==> flow/design.v <==
module alu (
    input               i_clk,
    input               i_rst_n,
    input               i_valid,
    input signed [11:0] i_data_a,
    input signed [11:0] i_data_b,
    input        [2:0]  i_inst,
    output              o_valid,
    output       [11:0] o_data,
    output              o_overflow
);
reg  [11:0] o_data_w, o_data_r;
reg         o_valid_w, o_valid_r;
reg         o_overflow_w, o_overflow_r;
reg  [19:0] data_old;
reg         overflow_old;
wire [12:0] data_add, data_sub, data_mean;
wire [23:0] data_mul;
wire [19:0] data_mul_round;
wire [20:0] data_mac;
wire [11:0] data_a_abs, data_b_abs;
assign o_valid = o_valid_r;
assign o_data = o_data_r;
assign o_overflow = o_overflow_r;
assign data_add = {i_data_a[11], i_data_a} + {i_data_b[11], i_data_b};
assign data_sub = {i_data_a[11], i_data_a} - {i_data_b[11], i_data_b};
assign data_mul = {{12{i_data_a[11]}}, i_data_a} * {{12{i_data_b[11]}}, i_data_b};
assign data_mul_round = {data_mul[23], data_mul[23:5]} + {19'd0, data_mul[4]};
assign data_mac = {data_mul_round[19], data_mul_round} + {data_old[19], data_old};
assign data_mean = data_add >> 1;
assign data_a_abs = i_data_a[11]? ~(i_data_a)+12'd1: i_data_a;
assign data_b_abs = i_data_b[11]? ~(i_data_b)+12'd1: i_data_b;
always@(*) begin
  o_data_w = 12'd0;
  o_valid_w = i_valid;
  o_overflow_w = 1'b0;
  case(i_inst)
    3'b000: begin  
      o_overflow_w = ^data_add[12:11];
      o_data_w = data_add[11:0];
    end
    3'b001: begin  
      o_overflow_w = ^data_sub[12:11];
      o_data_w = data_sub[11:0];
    end
    3'b010: begin  
      o_data_w = data_mul_round[11:0];
      o_overflow_w = ~(data_mul_round[19:11] == 9'b1_1111_1111 | data_mul_round[19:11] == 9'b0_0000_0000);
    end
    3'b011: begin  
      o_data_w = data_mac[11:0]; 
      o_overflow_w = ~(data_mac[20:11] == 10'b11_1111_1111 | data_mac[20:11] == 10'b00_0000_0000) | overflow_old;
    end
    3'b100: begin  
      o_data_w = ~(i_data_a ^ i_data_b);
    end
    3'b101: begin  
      o_data_w = ~i_data_a[11]? i_data_a: 12'd0;
    end
    3'b110: begin  
      o_data_w = data_mean[11:0];
    end
    3'b111: begin  
      o_data_w = (data_a_abs >= data_b_abs)? data_a_abs: data_b_abs;
    end
  endcase
end
always@(posedge i_clk or negedge i_rst_n) begin
  if(~i_rst_n) begin
    o_data_r <= 12'd0;
    o_overflow_r <= 1'b0;
    o_valid_r <= 1'b0;
  end 
  else begin
    o_data_r <= o_data_w;
    o_overflow_r <= o_overflow_w;
    o_valid_r <= o_valid_w;
  end
end
always@(posedge i_clk or negedge i_rst_n) begin
  if(~i_rst_n) begin
    data_old <= 20'd0;
    overflow_old <= 1'b0;
  end
  else if(i_valid) begin
    if(i_inst == 3'b011)begin
      data_old <= {{8{o_data_w[11]}}, o_data_w};
      overflow_old <= o_overflow_w;
    end
    else begin
      data_old <= 20'd0;
      overflow_old <= 1'b0;
    end
  end
end
endmodule
# [Step by step through the tools: alu]
# Tool output for the design above, in the order of the flow.
# Lines are those of the file above, counted from 1.
# Library cell names are shortened.
# Not given: n/a
[inputs] design="alu" clock="i_clk" library="sky130hd" pvt_corner="tt_025C_1v80"

# [Word level]
# Yosys after proc, flatten, opt, wreduce and memory -nomap, before mapping. Memory bits, and registers merged into a memory's read port (data or address), are not among the register bits. Print and check cells are not counted. Equal cells are merged and count once.
[bits] regBits=35
[op_classes] addsub=6 n_cmp=1 mux=8 equal=9 reduce_and_logical=6 logic=9 multipliers=1
[ops] op="12-bit by 12-bit multiplier with 24-bit output" count=1
[ops] op="12-bit case mux with 8-bit select" count=1
[ops] op="12-bit inverter" count=3
[ops] op="12-bit two-way mux" count=3
[ops] op="12-bit by 1-bit adder with 12-bit output with constant B" count=2
[ops] op="20-bit by 20-bit adder with 21-bit output" count=1
[ops] op="19-bit by 2-bit adder with 20-bit output" count=1
[ops] op="20-bit two-way mux" count=1
[ops] op="12-bit by 12-bit adder with 13-bit output" count=1
[ops] op="12-bit by 12-bit subtractor with 13-bit output" count=1
[ops] op="12-bit greater-or-equal comparator" count=1
[ops] op="12-bit XOR" count=1
[ops] op="3-bit equality test with constant B" count=4
[ops] op="11-bit two-way mux" count=1
[ops] op="10-bit equality test with constant B" count=1
[ops] op="10-bit zero test" count=1
[ops] op="9-bit equality test with constant B" count=1
[ops] op="9-bit zero test" count=1
[ops] op="3-bit by 2-bit equality test with 1-bit output with constant B" count=2
[ops] op="1-bit case mux with 5-bit select" count=1
[ops] op="2-bit XOR reduction" count=2
[ops] op="4-bit OR reduction" count=1
[ops] op="1-bit bitwise OR" count=3
[ops] op="3-bit by 1-bit equality test with 1-bit output with constant B" count=1
[ops] op="3-bit zero test" count=1
[ops] op="1-bit inverter" count=2
[ops] op="1-bit two-way mux" count=1

# [Logic depth]
# Yosys ltp: most cells in a row. Word level: on the elaborated netlist, between registers, memories and ports. Mapped: between sequential cells and ports; inverters and the memories' decode and read muxes count.
[logic_depth] ltp_word=9 ABC_AREA=0 mapped_depth=34

# [Synthesis result]
# The flow's flattened synthesis, as Yosys stat reports it; memories are mapped. The netlist is that of the ABC_AREA named above (0 if unset); the other value can give another one.
# The area totals of this step are shown rounded.
[by_type] type="fa_1" count=141 type_area_um2=2.82E+03
[by_type] type="ha_1" count=108 type_area_um2=1.35E+03
[by_type] type="inv_1" count=217 type_area_um2=814.531
[by_type] type="dfrtp_1" count=27 type_area_um2=675.648
[by_type] type="xnor2_1" count=58 type_area_um2=507.987
[by_type] type="nand2_1" count=135 type_area_um2=506.736
[by_type] type="a21oi_1" count=72 type_area_um2=360.346
[by_type] type="nor2_1" count=86 type_area_um2=322.81
[by_type] type="xor2_1" count=27 type_area_um2=236.477
[by_type] type="and2_1" count=34 type_area_um2=212.704
[by_type] type="o21ai_0" count=40 type_area_um2=200.192
[by_type] type="clkbuf_1" count=51 type_area_um2=191.434
[by_type] type="nor3_1" count=30 type_area_um2=150.144
[by_type] type="nand3_1" count=28 type_area_um2=140.134
[by_type] type="nand2b_1" count=20 type_area_um2=125.12
[by_type] type="a21o_1" count=16 type_area_um2=120.115
[by_type] type="nor2b_1" count=17 type_area_um2=106.352
[by_type] type="o211ai_1" count=14 type_area_um2=105.101
# Not listed: further types 55, cells in them 191.
[synth_totals] flip_flops=27 seqArea_um2=676 cells=1312 synth_area_um2=10500

# [Path before layout]
# Path of least setup slack by OpenSTA after synthesis, without wires, with an ideal clock, recovery checks aside; 20% of the period is set as input and as output delay. Where synthesis merged equal registers, the netlist keeps one of their names.
[synth_path] path_kind="input port to flip-flop" start="input i_data_a[11]" end="register overflow_old" in_delay_ns=2.000 launch_ns=2.000 clock_period_ns=10.0 stages=33 arrival_time_ns=9.843 slack_ns=0.013 path_buffers=3 setup_time_ns=0.144 path_delay_ns=7.987 period_less_setup_slack_ns=9.987
# "path_delay_ns" = arrival - input delay + setup time.
# "stages": output pins that drive a net of the path, with the launching flip-flop's if there is one; two outputs of one cell count as two.
# "period_less_setup_slack_ns" is the clock period less the worst setup slack; recovery checks do not enter. This is arithmetic on one report: input and output delays are still those of the set period (20% each).
# Between the ends stands the longest chain of elaborated cells between them, by number of cells; it is not shown to be the way that was timed. Of several equally long chains one is given.
# A line is the first line of the expression or statement that the cell stems from. Yosys adds cells for indexed reads and writes and turns some case tables into memories.
# A register here has more assigning lines than the two given.
[synth_between] cell_sequence="clkbuf_1 -> clkbuf_1 -> nand2_1 -> inv_1 -> fa_1 -> ha_1 -> inv_1 -> fa_1 -> inv_1 -> fa_1 -> inv_1 -> fa_1 -> inv_1 -> ha_1 -> a21o_1 -> nor3_1 -> nand3_1 -> a221o_1 -> nor4b_4 -> and4_1 -> nor2_1 -> ha_1 -> clkbuf_1 -> and2_1 -> o311ai_0 -> a21oi_1 -> a41o_1 -> a21o_1 -> nand2_1 -> a31o_2 -> or4_1 -> nor3b_1 -> o32ai_1" elab_chain_len=9
[synth_rtl] item="from (decl)" line_no=5 source="input signed [11:0] i_data_a,"
[synth_rtl] item="12-bit by 12-bit multiplier with 24-bit output" line_no=27 source="assign data_mul = {{12{i_data_a[11]}}, i_data_a} * {{12{i_data_b[11]}}, i_data_b};"
[synth_rtl] item="19-bit by 2-bit adder with 20-bit output" line_no=28 source="assign data_mul_round = {data_mul[23], data_mul[23:5]} + {19'd0, data_mul[4]};"
[synth_rtl] item="20-bit by 20-bit adder with 21-bit output" line_no=29 source="assign data_mac = {data_mul_round[19], data_mul_round} + {data_old[19], data_old};"
[synth_rtl] item="10-bit equality test" line_no=52 source="o_overflow_w = ~(data_mac[20:11] == 10'b11_1111_1111 | data_mac[20:11] == 10'b00_0000_0000) | overflow_old;"
[synth_rtl] item="1-bit bitwise OR" line_no=52
[synth_rtl] item="1-bit inverter" line_no=52
[synth_rtl] item="1-bit bitwise OR" line_no=52
[synth_rtl] item="1-bit case mux with 5-bit select" line_no=37 source="case(i_inst)"
[synth_rtl] item="1-bit two-way mux" line_no=86 source="if(i_inst == 3'b011)begin"
[synth_rtl] item="to (assign)" line_no=83 source="overflow_old <= 1'b0;"
[synth_rtl] item="to (assign)" line_no=88 source="overflow_old <= o_overflow_w;"
[synth_rtl] item="to (decl)" line_no=16 source="reg         overflow_old;"

# [Path in the finished layout]
# Path of least setup slack in the final report of job 1 (OpenROAD, finished layout, wires in). Where an end is a register, its clock arrival counts in the times.
[layout_path] path_kind="input port to flip-flop" start="input i_data_b[4]" end="register overflow_old" slack_ns=0.26 setup_time_ns=0.15 in_delay_ns=2.08 launch_ns=2.08 clock_period_ns=10.4 arrival_time_ns=10.25 path_buffers=4 stages=30
# Between the ends stands the longest chain of elaborated cells between them, by number of cells; it is not shown to be the way that was timed. Of several equally long chains one is given.
# A register here has more assigning lines than the two given.
[layout_between] cell_sequence="clkdlybuf4s50_1 -> clkbuf_4 -> nand2_1 -> fa_1 -> fa_1 -> fa_1 -> inv_1 -> fa_1 -> fa_1 -> ha_1 -> buf_2 -> o2111a_1 -> nor3_2 -> xor2_2 -> buf_4 -> nor3_4 -> nand2_1 -> xnor2_1 -> ha_1 -> and3_4 -> and2_1 -> o311ai_1 -> a21oi_2 -> a41o_1 -> a21o_1 -> nand2_1 -> a31o_2 -> or4_1 -> nor3b_1 -> o32ai_1" elab_chain_len=9
[layout_rtl] item="from (decl)" line_no=6 source="input signed [11:0] i_data_b,"
[layout_rtl] item="12-bit by 12-bit multiplier with 24-bit output" line_no=27 source="assign data_mul = {{12{i_data_a[11]}}, i_data_a} * {{12{i_data_b[11]}}, i_data_b};"
[layout_rtl] item="19-bit by 2-bit adder with 20-bit output" line_no=28 source="assign data_mul_round = {data_mul[23], data_mul[23:5]} + {19'd0, data_mul[4]};"
[layout_rtl] item="20-bit by 20-bit adder with 21-bit output" line_no=29 source="assign data_mac = {data_mul_round[19], data_mul_round} + {data_old[19], data_old};"
[layout_rtl] item="10-bit equality test" line_no=52 source="o_overflow_w = ~(data_mac[20:11] == 10'b11_1111_1111 | data_mac[20:11] == 10'b00_0000_0000) | overflow_old;"
[layout_rtl] item="1-bit bitwise OR" line_no=52
[layout_rtl] item="1-bit inverter" line_no=52
[layout_rtl] item="1-bit bitwise OR" line_no=52
[layout_rtl] item="1-bit case mux with 5-bit select" line_no=37 source="case(i_inst)"
[layout_rtl] item="1-bit two-way mux" line_no=86 source="if(i_inst == 3'b011)begin"
[layout_rtl] item="to (assign)" line_no=83 source="overflow_old <= 1'b0;"
[layout_rtl] item="to (assign)" line_no=88 source="overflow_old <= o_overflow_w;"
[layout_rtl] item="to (decl)" line_no=16 source="reg         overflow_old;"

# Flow measurements of alu on sky130hd: 4 stored runs with different settings, listed in no order. Input and output delays are each 20% of the period that was set; the output load is 0.01 pF.
# "timing.achieved_period_ns" = clock period - worst setup slack. The figure is calculated, with input and output delays left at 20% of the set period.
# "timing.worst_path_ns" = time allowed to the worst setup path (clock period - input delay - output delay, where it has them) - its slack; a late launch clock adds to it, a late capture clock takes from it.
# Results are given in rounded form.
run="job 1" settings ABC_AREA=0 CAP_MARGIN=15 CORE_MARGIN=9 CORE_UTILIZATION=21 GPL_TIMING_DRIVEN=0 SLEW_MARGIN=20 TNS_END_PERCENT=100 period_ns=10.4
run="job 1" results timing.worst_path_ns=8.06 worst_path_kind="input port to flip-flop" worst_setup_slack_ns=0.263 post_route_stdcell_area_um2=12400 ys_area_um2=10500 setupTns_ns=0.000 holdWs_ns=0.517 finish.utilization_frac=0.251 timing.achieved_period_ns=10.137 die_footprint_um2=58200
run="job 2" settings ABC_AREA=0 CAP_MARGIN=15 CELL_PAD_IN_SITES_DETAIL_PLACEMENT=2 CELL_PAD_IN_SITES_GLOBAL_PLACEMENT=0 CORE_ASPECT_RATIO=0.68 CORE_UTILIZATION=40 CTS_CLUSTER_DIAMETER=372 CTS_CLUSTER_SIZE=14 GPL_TIMING_DRIVEN=0 HOLD_SLACK_MARGIN=0.28 MIN_ROUTING_LAYER="met2" PLACE_DENSITY_LB_ADDON=0.09 SLEW_MARGIN=10 TNS_END_PERCENT=85 period_ns=9.65 CORE_MARGIN=2
run="job 2" outcome="no final report: routing broke off with GRT-0232"
run="job 3" settings CAP_MARGIN=15 CELL_PAD_IN_SITES_DETAIL_PLACEMENT=1 CELL_PAD_IN_SITES_GLOBAL_PLACEMENT=2 CORE_UTILIZATION=60 CTS_CLUSTER_DIAMETER=219 GPL_ROUTABILITY_DRIVEN=1 GPL_TIMING_DRIVEN=1 MAX_ROUTING_LAYER="met5" PLACE_DENSITY_LB_ADDON=0.16 SETUP_SLACK_MARGIN=0.72 period_ns=6.5 CORE_MARGIN=2 SLEW_MARGIN=20
run="job 3" outcome="no final report: placement broke off with FLW-0024"
run="job 4" settings CAP_MARGIN=10 CELL_PAD_IN_SITES_DETAIL_PLACEMENT=1 CELL_PAD_IN_SITES_GLOBAL_PLACEMENT=2 CORE_UTILIZATION=60 CTS_CLUSTER_DIAMETER=289 GPL_ROUTABILITY_DRIVEN=1 GPL_TIMING_DRIVEN=1 MAX_ROUTING_LAYER="met4" PLACE_DENSITY_LB_ADDON=0.16 TNS_END_PERCENT=65 period_ns=13.2 CORE_MARGIN=2 SLEW_MARGIN=20
run="job 4" outcome="no final report: placement broke off with FLW-0024"
